==> flow/design.v <==
`timescale 1ns / 1ps
module hx711driver (
    input clk,
    input reset,
    input logic ce,  
    input logic [15:0] dvsr,  
    input logic start,
    output logic [23:0] dout,
    output logic hx711_done_tick,
    output logic ready,
    output logic sclk,
    input logic hx711_in
);
typedef enum {idle, cpha_delay, p0, p1, g0, g1} state_type;
state_type state_reg;
state_type state_next;
logic p_clk;
logic [15:0] c_reg;
logic [15:0] c_next;
logic hx711_clk_reg;
logic hx711_clk_next;
logic ready_i;
logic hx711_done_tick_i;
logic [5:0] n_reg;
logic [5:0] n_next;
logic [23:0] si_reg;
logic [23:0] si_next;
always_ff @(posedge clk, posedge reset)
    if (reset) begin
        state_reg <= idle;
        si_reg <= 0;
        n_reg <= 0;
        c_reg <= 0;
        hx711_clk_reg <= 0;
    end
    else if (ce) begin
        state_reg <= state_next;
        si_reg <= si_next;
        n_reg <= n_next;
        c_reg <= c_next;
        hx711_clk_reg <= hx711_clk_next;
    end
always_comb
begin
    state_next = state_reg;  
    ready_i = 0;
    hx711_done_tick_i = 0;
    si_next = si_reg;
    n_next = n_reg;
    c_next = c_reg;
    case (state_reg)
        idle: begin
                ready_i = 1;  
                if (start & !hx711_in) begin  
                    n_next = 0;  
                    c_next =0;   
                    state_next = cpha_delay;  
                end
            end
        cpha_delay: begin
                if (c_reg==dvsr) begin  
                    state_next = p0;  
                    c_next = 0;   
                end
                else
                    c_next = c_reg + 1;  
            end
        p0: begin
                if (c_reg==dvsr) begin  
                    state_next = p1;   
                    si_next = {si_reg[22:0], hx711_in};  
                    c_next = 0;  
                end
                else
                    c_next = c_reg + 1;   
            end
        p1: begin
                if (c_reg==dvsr) begin  
                    if (n_reg==23) begin  
                        state_next = g0;  
                        c_next = 0;  
                    end
                    else begin
                        state_next = p0;   
                        n_next = n_reg + 1;   
                        c_next = 0;   
                    end
                end
                else
                    c_next = c_reg + 1;  
            end
        g0: begin
                if (c_reg==dvsr) begin  
                    state_next = g1;  
                    c_next = 0;  
                end
                else
                    c_next = c_reg + 1;   
            end
        g1: begin
                if (c_reg==dvsr) begin  
                    hx711_done_tick_i = 1;   
                    state_next = idle;   
                end
                else
                    c_next = c_reg + 1;  
            end
     endcase
end
assign ready = ready_i;
assign hx711_done_tick = hx711_done_tick_i;
assign p_clk = (state_next==p0) || (state_next == g0);
assign hx711_clk_next = p_clk;
assign dout = si_reg;
assign sclk = hx711_clk_reg;
endmodule
`timescale 1ns / 1ps
module seven_seg_driver (
    input logic clock,
    input logic reset,
    input logic [23:0] binary_in,
    output logic [7:0] segments_out,  
    output logic [7:0] anodes_out      
);
    logic [15:0] refresh_counter;
    logic refresh_tick;
    always_ff @(posedge clock, posedge reset) begin
        if (reset) begin
            refresh_counter <= '0;
            refresh_tick <= 1'b0;
        end else begin
            refresh_tick <= 1'b0;  
            if (refresh_counter == 16'd1023) begin
                refresh_counter <= '0;
                refresh_tick <= 1'b1;
            end else begin
                refresh_counter <= refresh_counter + 1;
            end
        end
    end
    logic [31:0] bcd_digits;  
    always_comb begin
        logic [23:0] bin_copy;
        logic [31:0] bcd_temp;
        bin_copy = binary_in;
        bcd_temp = '0;
        for (int i = 0; i < 24; i++) begin
            for (int j = 0; j < 8; j++) begin
                if (bcd_temp[ (j*4) +: 4 ] > 4) begin
                bcd_temp[ (j*4) +: 4 ] = bcd_temp[ (j*4) +: 4 ] + 3;
                end
            end
            {bcd_temp, bin_copy} = {bcd_temp, bin_copy} << 1;
        end
        bcd_digits = bcd_temp;  
    end
    logic [2:0] digit_selector;  
    logic [3:0] current_bcd_digit;  
    always_ff @(posedge clock, posedge reset) begin
        if (reset) begin
            digit_selector <= '0;
        end else if (refresh_tick) begin
            digit_selector <= digit_selector + 1;  
        end
    end
    always_comb begin
        case (digit_selector)
            3'd0:    current_bcd_digit = bcd_digits[3:0];    
            3'd1:    current_bcd_digit = bcd_digits[7:4];    
            3'd2:    current_bcd_digit = bcd_digits[11:8];   
            3'd3:    current_bcd_digit = bcd_digits[15:12];  
            3'd4:    current_bcd_digit = bcd_digits[19:16];  
            3'd5:    current_bcd_digit = bcd_digits[23:20];  
            3'd6:    current_bcd_digit = bcd_digits[27:24];  
            3'd7:    current_bcd_digit = bcd_digits[31:28];  
            default: current_bcd_digit = 4'b1111;          
        endcase
    end
    always_comb begin
        case (current_bcd_digit)
            4'd0:    segments_out = 8'b00000011;  
            4'd1:    segments_out = 8'b10011111;  
            4'd2:    segments_out = 8'b00100101;  
            4'd3:    segments_out = 8'b00001101;  
            4'd4:    segments_out = 8'b10011001;  
            4'd5:    segments_out = 8'b01001001;  
            4'd6:    segments_out = 8'b01000001;  
            4'd7:    segments_out = 8'b00011111;  
            4'd8:    segments_out = 8'b00000001;  
            4'd9:    segments_out = 8'b00001001;  
            default: segments_out = 8'b11111111;  
        endcase
    end
    always_comb begin
        case (digit_selector)
            3'd0:    anodes_out = 8'b11111110;  
            3'd1:    anodes_out = 8'b11111101;  
            3'd2:    anodes_out = 8'b11111011;  
            3'd3:    anodes_out = 8'b11110111;  
            3'd4:    anodes_out = 8'b11101111;  
            3'd5:    anodes_out = 8'b11011111;  
            3'd6:    anodes_out = 8'b10111111;  
            3'd7:    anodes_out = 8'b01111111;  
            default: anodes_out = 8'b11111111;  
        endcase
    end
endmodule
`timescale 1ns / 1ps
module top_nexys_a7 (
    input logic clock,       
    input logic reset,
    input logic hx711_data_in,
    output logic hx711_sclk_out,
    output logic [5:0] states_led,
    output logic [7:0] DDP,
    output logic [7:0] AN
);
    logic clock50MHz;
    always_ff @(posedge clock, posedge reset) begin
        if (reset) clock50MHz <= 0;
        else       clock50MHz <= ~clock50MHz;
    end
    logic ce_50;
    assign ce_50 = ~clock50MHz;
    logic hx711_data_sync1, hx711_data_sync2;
    always_ff @(posedge clock) begin
        if (ce_50) begin
            hx711_data_sync1 <= hx711_data_in;
            hx711_data_sync2 <= hx711_data_sync1;
        end
    end
    logic [23:0] s_hx711_raw_bits; 
    logic        s_hx711_tick;     
    hx711driver inst_hx711_driver (
        .clk(clock), 
        .reset(reset), 
        .ce(ce_50),
        .dvsr(16'd50), 
        .start(1'b1), 
        .dout(s_hx711_raw_bits), 
        .hx711_done_tick(s_hx711_tick),
        .ready(), 
        .sclk(hx711_sclk_out), 
        .hx711_in(hx711_data_sync2) 
    );
    logic signed [31:0] data_signed;
    assign data_signed = {{8{s_hx711_raw_bits[23]}}, s_hx711_raw_bits};
    logic s_tick_sync_r, s_tick_rising;
    always_ff @(posedge clock) s_tick_sync_r <= s_hx711_tick;
    assign s_tick_rising = s_hx711_tick && !s_tick_sync_r; 
    localparam int CLOCKS_PER_SECOND = 100_000;
    localparam int THRESHOLD = 50;                      
    localparam int NOISE_LIMIT = 15000; 
    int timer_1sec;
    logic signed [63:0] accumulator_sum; 
    int sample_count;
    int consecutive_outliers;
    logic signed [31:0] current_second_avg;
    logic signed [31:0] previous_second_avg;
    logic signed [31:0] display_stable_val;
    logic signed [31:0] r_sample_captured;  
    typedef enum logic [3:0] {
        ST_IDLE,          
        ST_SAMPLE_CALC,   
        ST_SAMPLE_CHECK,  
        ST_SAMPLE_ACCUM,  
        ST_PREP_DIV,      
        ST_DIVIDE,        
        ST_UPDATE,        
        ST_CLEANUP        
    } state_t;
    state_t state;
    logic [63:0] div_dividend;
    logic [63:0] div_remainder;
    logic [31:0] div_divisor;
    logic [31:0] div_quotient;
    logic [6:0]  div_counter;
    logic        div_sign_bit;
    logic signed [31:0] r_diff;
    logic [31:0] r_abs_diff;
    logic        r_is_valid_sample;
    always_ff @(posedge clock, posedge reset) begin
        if (reset) begin
            timer_1sec <= '0;
            accumulator_sum <= '0;
            sample_count <= '0;
            current_second_avg <= '0;
            previous_second_avg <= '0;
            display_stable_val <= '0;
            states_led <= '0;
            state <= ST_IDLE;
            div_dividend <= 0; 
            div_remainder <= 0; 
            div_divisor <= 0;
            div_quotient <= 0; 
            div_counter <= 0; 
            div_sign_bit <= 0;
            consecutive_outliers <= 0;
            r_sample_captured <= 0;
            r_diff <= 0;
            r_abs_diff <= 0;
            r_is_valid_sample <= 0;
        end
        else begin
            case (state)
                ST_IDLE: begin
                    if (s_tick_rising) begin
                        r_sample_captured <= data_signed;  
                        state <= ST_SAMPLE_CALC;           
                    end 
                    else if (timer_1sec == CLOCKS_PER_SECOND - 1) begin
                        timer_1sec <= 0;
                        state <= ST_PREP_DIV;
                    end 
                    else begin
                        timer_1sec <= timer_1sec + 1;
                    end
                end
                ST_SAMPLE_CALC: begin
                    if (timer_1sec != CLOCKS_PER_SECOND - 1) timer_1sec <= timer_1sec + 1;
                    r_diff <= r_sample_captured - current_second_avg;
                    state <= ST_SAMPLE_CHECK;
                end
                ST_SAMPLE_CHECK: begin
                    if (timer_1sec != CLOCKS_PER_SECOND - 1) timer_1sec <= timer_1sec + 1;
                    if (r_diff < 0) r_abs_diff <= unsigned'(-r_diff);
                    else            r_abs_diff <= unsigned'(r_diff);
                    state <= ST_SAMPLE_ACCUM;
                end
                ST_SAMPLE_ACCUM: begin
                    if (timer_1sec != CLOCKS_PER_SECOND - 1) timer_1sec <= timer_1sec + 1;
                    if (r_abs_diff < NOISE_LIMIT || current_second_avg == 0 || consecutive_outliers >= 3) begin
                        accumulator_sum <= accumulator_sum + r_sample_captured;
                        sample_count <= sample_count + 1;
                        consecutive_outliers <= 0;
                    end else begin
                        consecutive_outliers <= consecutive_outliers + 1;
                    end
                    state <= ST_IDLE;  
                end
                ST_PREP_DIV: begin
                    if (sample_count == 0) begin
                        current_second_avg <= 0;
                        state <= ST_UPDATE;
                    end else begin
                        if (accumulator_sum < 0) begin
                            div_dividend <= unsigned'(-accumulator_sum);
                            div_sign_bit <= 1'b1;
                        end else begin
                            div_dividend <= unsigned'(accumulator_sum);
                            div_sign_bit <= 1'b0;
                        end
                        div_divisor   <= unsigned'(sample_count);
                        div_remainder <= 0;
                        div_quotient  <= 0;
                        div_counter   <= 63; 
                        state <= ST_DIVIDE;
                    end
                end
                ST_DIVIDE: begin
                    div_remainder = (div_remainder << 1) | (div_dividend[div_counter]);
                    if (div_remainder >= div_divisor) begin
                        div_remainder = div_remainder - div_divisor;
                        div_quotient[div_counter] = 1'b1; 
                    end
                    if (div_counter == 0) state <= ST_UPDATE;
                    else div_counter <= div_counter - 1;
                end
                ST_UPDATE: begin
                    logic signed [31:0] temp_avg;
                    if (div_sign_bit) temp_avg = signed'(-div_quotient);
                    else              temp_avg = signed'(div_quotient);
                    current_second_avg <= temp_avg;
                    display_stable_val <= temp_avg;
                    if ((previous_second_avg - temp_avg) > THRESHOLD) states_led <= 6'b101101; 
                    else states_led <= 6'b000000;
                    state <= ST_CLEANUP;
                end
                ST_CLEANUP: begin
                    previous_second_avg <= current_second_avg;
                    accumulator_sum <= 0;
                    sample_count <= 0;
                    state <= ST_IDLE; 
                end
                default: state <= ST_IDLE;
            endcase
        end
    end
    logic [23:0] final_display_number;
    always_comb begin
        if (display_stable_val < 0) final_display_number = unsigned'(-display_stable_val);
        else                        final_display_number = unsigned'(display_stable_val);
    end
    seven_seg_driver inst_display (
        .clock(clock),                  
        .reset(reset),                
        .binary_in(final_display_number),   
        .segments_out(DDP),           
        .anodes_out(AN)               
    );
endmodule
Wiki page: top_nexys_a7 / tool data

---- From RTL to reports: top_nexys_a7 ----
Tool output for the design above before and after an edit, in the order of the flow.
"before" refers to lines of the RTL above, "after" to lines of the edited file.
"difference": "after" minus "before" as printed here.
Operators: Yosys type, input widths -> output width; for muxes data width and select width s.
Cell names lack the library's common part.
Not given: --
design
  design top .............................. top_nexys_a7
  clock ................................... clock
  library ................................. sky130hd
  library corner .......................... tt_025C_1v80

---- The edit ----
The edit as a unified diff against the file above.
The edited RTL no longer does the same as the RTL above: the edit was made by script, with no optimisation intended.
begin of diff
@@ -225,5 +225,5 @@
     logic hx711_data_sync1, hx711_data_sync2;
     always_ff @(posedge clock) begin
-        if (ce_50) begin
+        begin
             hx711_data_sync1 <= hx711_data_in;
             hx711_data_sync2 <= hx711_data_sync1;
end of diff

---- Word level ----
Yosys after proc, flatten, opt, wreduce and memory -nomap, before mapping. Memory bits, and registers merged into a memory's read port (data or address), are not among the register bits. Print and check cells are not counted.
Yosys's memory passes give these memory sizes; they may raise the number of words (mostly to a power of two), join words into wider ones and drop unused or constant bits.
word-level totals
  item                         before  after  difference
  flip-flop bits (word level)  656     656    0
  ROM bits                     176     176    0
  memories                     2       2      0
  input port bits              3       3      0
  output and inout bits        23      23     0
  word-level cells             655     655    0
memories
  item                                          before                 after
  shape (words x width / read and write ports)  16x7 r1 w0; 8x8 r1 w0  16x7 r1 w0; 8x8 r1 w0
operators by class
  item                        before  after  difference
  add/subtract/negate cells   173     173    0
  magnitude comparators       163     163    0
  eq/ne operators             39      39     0
  shift operators             2       2      0
  muxes and demuxes           209     209    0
  bitwise gates (word level)  6       6      0
  reduce/logical cells        31      31     0
operator list
  cell                   before  after  difference
  $gt 4x3->1 const B     148     148    0
  $mux 4                 138     138    0
  $add 4x2->4 const B    133     133    0
  $mux 3                 22      22     0
  $mux 32                17      17     0
  $add 3x2->3 const B    15      15     0
  $ne 2x2->1 const B     10      10     0
  $reduce_and 2->1       6       6      0
  $add 1x2->3 const AB   5       5      0
  $gt 1x3->1 const AB    5       5      0
  $eq 3x3->1 const B     4       4      0
  $eq 4x3->1 const B     4       4      0
  $mux 1                 4       4      0
  $mux 16                4       4      0
  $mux 6                 4       4      0
  $pmux 32 s2            4       4      0
  $reduce_and 3->1       4       4      0
  $reduce_bool 2->1      4       4      0
  $add 1x2->3 const B    3       3      0
  $add 32x2->32 const B  3       3      0
  $eq 32x2->1 const B    3       3      0
  $eq 32x3->1 const B    3       3      0
  $gt 1x3->1 const B     3       3      0
  $logic_not 32->1       3       3      0
  $logic_or 1x1->1       3       3      0
  $add 16x1->16 const B  2       2      0
  $eq 3x2->1 const B     2       2      0
  $eq 4x2->1 const B     2       2      0
Not every row of either side is listed.

---- Longest topological paths ----
Yosys ltp: most cells in a row. Word level: on the elaborated netlist, between registers, memories and ports. Mapped: between sequential cells and ports; inverters and the memories' decode and read muxes count.
depth
  item                           before  after  difference
  depth after elaboration        49      49     0
  ABC_AREA                       0       0      --
  gate-level depth with buffers  112     117    +5
  depth with buffers taken out   106     112    +6

---- Netlist ----
Yosys stat after the flow's synthesis: flattened, memories mapped to cells. It holds for the ABC_AREA given above (unset counts as 0); a run with the other value may have another netlist.
cells by type
  cell      before  after  difference
  a21o_1    157     186    +29
  nand2b_1  79      54     -25
  a211oi_1  36      60     +24
  nand2_1   563     584    +21
  clkbuf_1  136     155    +19
  nor2_1    472     488    +16
  xor2_1    272     288    +16
  nor3_1    141     125    -16
  and3_1    61      45     -16
  inv_1     248     262    +14
  buf_4     26      13     -13
  nor4_1    88      76     -12
  mux2i_1   85      97     +12
  o31ai_1   62      74     +12
  o21a_1    29      41     +12
  a22oi_1   12      24     +12
  a21oi_1   345     356    +11
  mux2_2    160     150    -10
Not every row of either side is listed.
synthesis totals
  item                                before   after    difference
  cell count                          5744     5863     +119
  mapped area (um^2)                  50030.5  50549.7  +519.2
  sequential part of the area (um^2)  15572.4  15552.4  -20.0
  mapped flip-flops                   622      622      0
  buffers                             206      219      +13
The figures by module come from a second, unflattened synthesis with its own total; it is not the netlist above.
unflattened totals
  item                                 before   after    difference
  cells (unflattened synthesis)        6330     6328     -2
  area (unflattened synthesis) (um^2)  52839.4  52475.3  -364.1
Each row is one instance without its submodules.
modules, before
  module            times used  cells  area (um^2)  seq. area (um^2)
  top_nexys_a7      1           3782   34176.5      13669.4
  seven_seg_driver  1           2280   15701.3      500.5
  hx711driver       1           268    2961.6       1402.6
modules, after
  module            times used  cells  area (um^2)  seq. area (um^2)
  top_nexys_a7      1           3780   33812.4      13649.3
  seven_seg_driver  1           2280   15701.3      500.5
  hx711driver       1           268    2961.6       1402.6

---- Path before layout ----
OpenSTA on the mapped netlist: ideal clock, no wires. The path of least setup slack (recovery checks aside). Input and output delay are each 20% of the period. Register names are those of the netlist, which keeps one name where synthesis merged equal registers.
timing after synthesis
  item                           before                     after                      difference
  kind                           reg2out                    reg2out                    --
  from                           reg display_stable_val[8]  reg display_stable_val[0]  --
  to                             out DDP[2]                 out DDP[2]                 --
  clock period (ns)              40.0                       40.0                       0.0
  external output delay (ns)     8.000                      8.000                      0.000
  time at the first pin (ns)     0.000                      0.000                      0.000
  arrival (ns)                   21.803                     21.844                     +0.041
  data required time (ns)        32.000                     32.000                     0.000
  path slack (ns)                10.197                     10.156                     -0.041
  delay of the path (ns)         21.803                     21.844                     +0.041
  stages                         106                        106                        0
  path buffers                   11                         6                          -5
  synthesis period reached (ns)  29.803                     29.844                     +0.041
"delay of the path" = arrival - input delay + setup time.
At an output port there is no setup time.
"stages" counts driving pins, that of a launching flip-flop among them; a cell with two outputs on the path counts twice.
"synthesis period reached" = period - worst setup slack (recovery checks aside). The figure is calculated, with input and output delays left at 20% of the set period.
The rows between start and end are the longest chain of elaborated cells between them; the timing report does not say that the signal goes this way. Where chains are equally long, one stands for them.
Each line given opens the expression or statement behind the cell; cells for indexed reads and writes are added by Yosys, which also makes memories of some case tables.
The chain passes a memory read, where the word-level depth is cut; so it can be longer than that depth.
on the way, after synthesis, before
  cells stage by stage .................... dfrtp_1 -> or4_4 -> or3_1 -> buf_4 -> o311a_4 -> or3_4 -> nand2_1 -> ha_1 -> or3_1 -> nor4_1 -> or4_1 -> clkbuf_2 -> nand2_1 -> o221a_2 -> and2_4 -> inv_1 -> ha_1 -> or3_1 -> [70 not listed] -> o21ba_2 -> xnor2_1 -> ha_1 -> nor2_1 -> or3_1 -> o211a_1 -> xor2_1 -> ha_1 -> o21bai_2 -> xor2_1 -> o221ai_1 -> a21oi_1 -> a32oi_4 -> inv_2 -> ha_1 -> inv_1 -> mux2i_1 -> a22oi_1
  cells in the longest elaborated chain ... 50
  elaborated cells between the ends (all ways) .. 452
  RTL lines with such cells ............... 5
  classes of those cells .................. 150 x add/sub; 150 x compare; 151 x mux; 1 x memory
ends and longest elaborated chain, after synthesis, before
  item             line  text
  from (decl)      260   logic signed [31:0] display_stable_val;
  from (assign)    289   display_stable_val <= '0;
  from (assign)    374   display_stable_val <= temp_avg;
  $neg 24->24      391   if (display_stable_val < 0) final_display_number = unsigned'(-display_stable_val);
  $mux 24          391
  $add 1x2->3      150   bcd_temp[ (j*4) +: 4 ] = bcd_temp[ (j*4) +: 4 ] + 3;
  $mux 3           149   if (bcd_temp[ (j*4) +: 4 ] > 4) begin
  $gt 4x3->1       149
  $mux 4           149
  $gt 4x3->1       149
  [36 not listed]  --
  $mux 4           149
  $add 4x2->4      150
  $mux 4           149
  $add 4x2->4      150
  $mux 4           149
  $pmux 4 s8       167   case (digit_selector)
  $mem_v2 16x7     180   case (current_bcd_digit)
  to (decl)        215   output logic [7:0] DDP,
on the way, after synthesis, after
  cells stage by stage .................... dfrtp_1 -> inv_1 -> ha_1 -> or4b_1 -> o31ai_2 -> xor2_2 -> nand2_1 -> ha_1 -> and3_1 -> a22o_1 -> a211o_1 -> xor2_2 -> buf_6 -> buf_4 -> mux2_1 -> nor2_1 -> inv_1 -> ha_1 -> [70 not listed] -> nand2b_1 -> mux2i_1 -> inv_1 -> ha_1 -> a211oi_1 -> nor3_1 -> xor2_1 -> ha_1 -> inv_1 -> a211oi_1 -> nor2_1 -> xnor2_1 -> a221o_1 -> a211oi_1 -> a22oi_2 -> ha_1 -> or2_1 -> o21a_1
  cells in the longest elaborated chain ... 50
  elaborated cells between the ends (all ways) .. 452
  RTL lines with such cells ............... 5
  classes of those cells .................. 150 x add/sub; 150 x compare; 151 x mux; 1 x memory
ends and longest elaborated chain, after synthesis, after
  item             line  text
  from (decl)      260   logic signed [31:0] display_stable_val;
  from (assign)    289   display_stable_val <= '0;
  from (assign)    374   display_stable_val <= temp_avg;
  $neg 24->24      391   if (display_stable_val < 0) final_display_number = unsigned'(-display_stable_val);
  $mux 24          391
  $add 1x2->3      150   bcd_temp[ (j*4) +: 4 ] = bcd_temp[ (j*4) +: 4 ] + 3;
  $mux 3           149   if (bcd_temp[ (j*4) +: 4 ] > 4) begin
  $gt 4x3->1       149
  $mux 4           149
  $gt 4x3->1       149
  [36 not listed]  --
  $mux 4           149
  $add 4x2->4      150
  $mux 4           149
  $add 4x2->4      150
  $mux 4           149
  $pmux 4 s8       167   case (digit_selector)
  $mem_v2 16x7     180   case (current_bcd_digit)
  to (decl)        215   output logic [7:0] DDP,

---- Timing after layout ----
Path of least setup slack in the final report of each run of pair 1 (OpenROAD, finished layout, wires in). Where an end is a register, its clock arrival counts in the times.
timing after layout
  item                        before                     after                      difference
  kind                        reg2out                    reg2out                    --
  from                        reg display_stable_val[0]  reg display_stable_val[0]  --
  to                          out DDP[3]                 out DDP[7]                 --
  clock period (ns)           34.4                       34.4                       0.0
  external output delay (ns)  6.88                       6.88                       0.00
  time at the first pin (ns)  0.61                       0.64                       +0.03
  arrival (ns)                25.33                      25.31                      -0.02
  data required time (ns)     27.52                      27.52                      0.00
  path slack (ns)             2.19                       2.21                       +0.02
  stages                      94                         106                        +12
  path buffers                1                          2                          +1
The rows between start and end are the longest chain of elaborated cells between them; the timing report does not say that the signal goes this way. Where chains are equally long, one stands for them.
The chain passes a memory read, where the word-level depth is cut; so it can be longer than that depth.
on the way, after layout, before
  cells stage by stage .................... dfrtp_1 -> inv_1 -> ha_1 -> or4b_2 -> nor2_1 -> a311oi_1 -> a211oi_1 -> nand2_1 -> ha_1 -> or3_1 -> nor4_2 -> nor4_1 -> nand2b_1 -> o221a_2 -> and2_4 -> inv_1 -> ha_1 -> or3_1 -> [58 not listed] -> mux2_4 -> inv_2 -> ha_1 -> a21oi_1 -> a211oi_1 -> o22ai_1 -> xnor2_1 -> ha_1 -> o221ai_1 -> xnor2_1 -> nand2_1 -> a32oi_4 -> inv_2 -> ha_1 -> inv_1 -> mux2i_1 -> a22oi_1 -> clkdlybuf4s50_1
  cells in the longest elaborated chain ... 50
  elaborated cells between the ends (all ways) .. 452
  RTL lines with such cells ............... 5
  classes of those cells .................. 150 x add/sub; 150 x compare; 151 x mux; 1 x memory
ends and longest elaborated chain, after layout, before
  item             line  text
  from (decl)      260   logic signed [31:0] display_stable_val;
  from (assign)    289   display_stable_val <= '0;
  from (assign)    374   display_stable_val <= temp_avg;
  $neg 24->24      391   if (display_stable_val < 0) final_display_number = unsigned'(-display_stable_val);
  $mux 24          391
  $add 1x2->3      150   bcd_temp[ (j*4) +: 4 ] = bcd_temp[ (j*4) +: 4 ] + 3;
  $mux 3           149   if (bcd_temp[ (j*4) +: 4 ] > 4) begin
  $gt 4x3->1       149
  $mux 4           149
  $gt 4x3->1       149
  [36 not listed]  --
  $mux 4           149
  $add 4x2->4      150
  $mux 4           149
  $add 4x2->4      150
  $mux 4           149
  $pmux 4 s8       167   case (digit_selector)
  $mem_v2 16x7     180   case (current_bcd_digit)
  to (decl)        215   output logic [7:0] DDP,
on the way, after layout, after
  cells stage by stage .................... dfrtp_1 -> inv_1 -> ha_1 -> or4b_1 -> o31ai_2 -> xor2_2 -> nand2_1 -> ha_1 -> and3_1 -> a22o_1 -> a211o_1 -> xor2_2 -> buf_4 -> mux2_1 -> nor2_1 -> inv_1 -> ha_1 -> a21o_1 -> [70 not listed] -> inv_1 -> ha_1 -> a211oi_1 -> nor3_1 -> xor2_1 -> ha_1 -> inv_1 -> a211oi_1 -> nor2_1 -> xnor2_1 -> a221o_1 -> a211oi_1 -> a22oi_2 -> inv_2 -> ha_1 -> a21o_1 -> o22a_1 -> clkdlybuf4s50_1
  cells in the longest elaborated chain ... 50
  elaborated cells between the ends (all ways) .. 452
  RTL lines with such cells ............... 5
  classes of those cells .................. 150 x add/sub; 150 x compare; 151 x mux; 1 x memory
ends and longest elaborated chain, after layout, after
  item             line  text
  from (decl)      260   logic signed [31:0] display_stable_val;
  from (assign)    289   display_stable_val <= '0;
  from (assign)    374   display_stable_val <= temp_avg;
  $neg 24->24      391   if (display_stable_val < 0) final_display_number = unsigned'(-display_stable_val);
  $mux 24          391
  $add 1x2->3      150   bcd_temp[ (j*4) +: 4 ] = bcd_temp[ (j*4) +: 4 ] + 3;
  $mux 3           149   if (bcd_temp[ (j*4) +: 4 ] > 4) begin
  $gt 4x3->1       149
  $mux 4           149
  $gt 4x3->1       149
  [36 not listed]  --
  $mux 4           149
  $add 4x2->4      150
  $mux 4           149
  $add 4x2->4      150
  $mux 4           149
  $pmux 4 s8       167   case (digit_selector)
  $mem_v2 16x7     180   case (current_bcd_digit)
  to (decl)        215   output logic [7:0] DDP,

---- Layout results ----
Runs of the flow (Yosys, OpenROAD) on both versions; the two runs of a pair have the same settings. The constraints put input and output delay at 20% of the set period each and load the outputs with 0.01 pF.
flow settings, pair 1
  CORE_UTILIZATION ........................ 40
  period_ns ............................... 34.4
  CAP_MARGIN .............................. 20
  CORE_MARGIN ............................. 2
  SLEW_MARGIN ............................. 20
measured results, pair 1
  item                                       before    after     difference
  chip area in the Yosys report (um^2)       50030.5   50549.7   +519.2
  die area (um^2)                            127921.0  129233.0  +1312.0
  post-route utilization                     0.436     0.433     -0.003
  setup slack of the critical path (ns)      2.186     2.205     +0.019
  sum of negative setup slack (ns)           0.000     0.000     0.000
  worst hold slack in the final report (ns)  0.423     0.381     -0.042
  power consumption (mW)                     1.493     1.451     -0.042
flow settings, pair 2
  CAP_MARGIN .............................. 40
  CELL_PAD_IN_SITES_DETAIL_PLACEMENT ...... 0
  CELL_PAD_IN_SITES_GLOBAL_PLACEMENT ...... 3
  CORE_UTILIZATION ........................ 30
  CTS_CLUSTER_SIZE ........................ 43
  period_ns ............................... 33.9
  CORE_MARGIN ............................. 2
  SLEW_MARGIN ............................. 20
measured results, pair 2
  item                                       before    after     difference
  chip area in the Yosys report (um^2)       50030.5   50549.7   +519.2
  die area (um^2)                            170049.0  171798.0  +1749.0
  post-route utilization                     0.337     0.335     -0.002
  setup slack of the critical path (ns)      2.126     2.161     +0.035
  sum of negative setup slack (ns)           0.000     0.000     0.000
  worst hold slack in the final report (ns)  0.423     0.328     -0.095
  power consumption (mW)                     1.637     1.540     -0.097
"power consumption": no workload was simulated; the value follows from the tool's default switching activity.
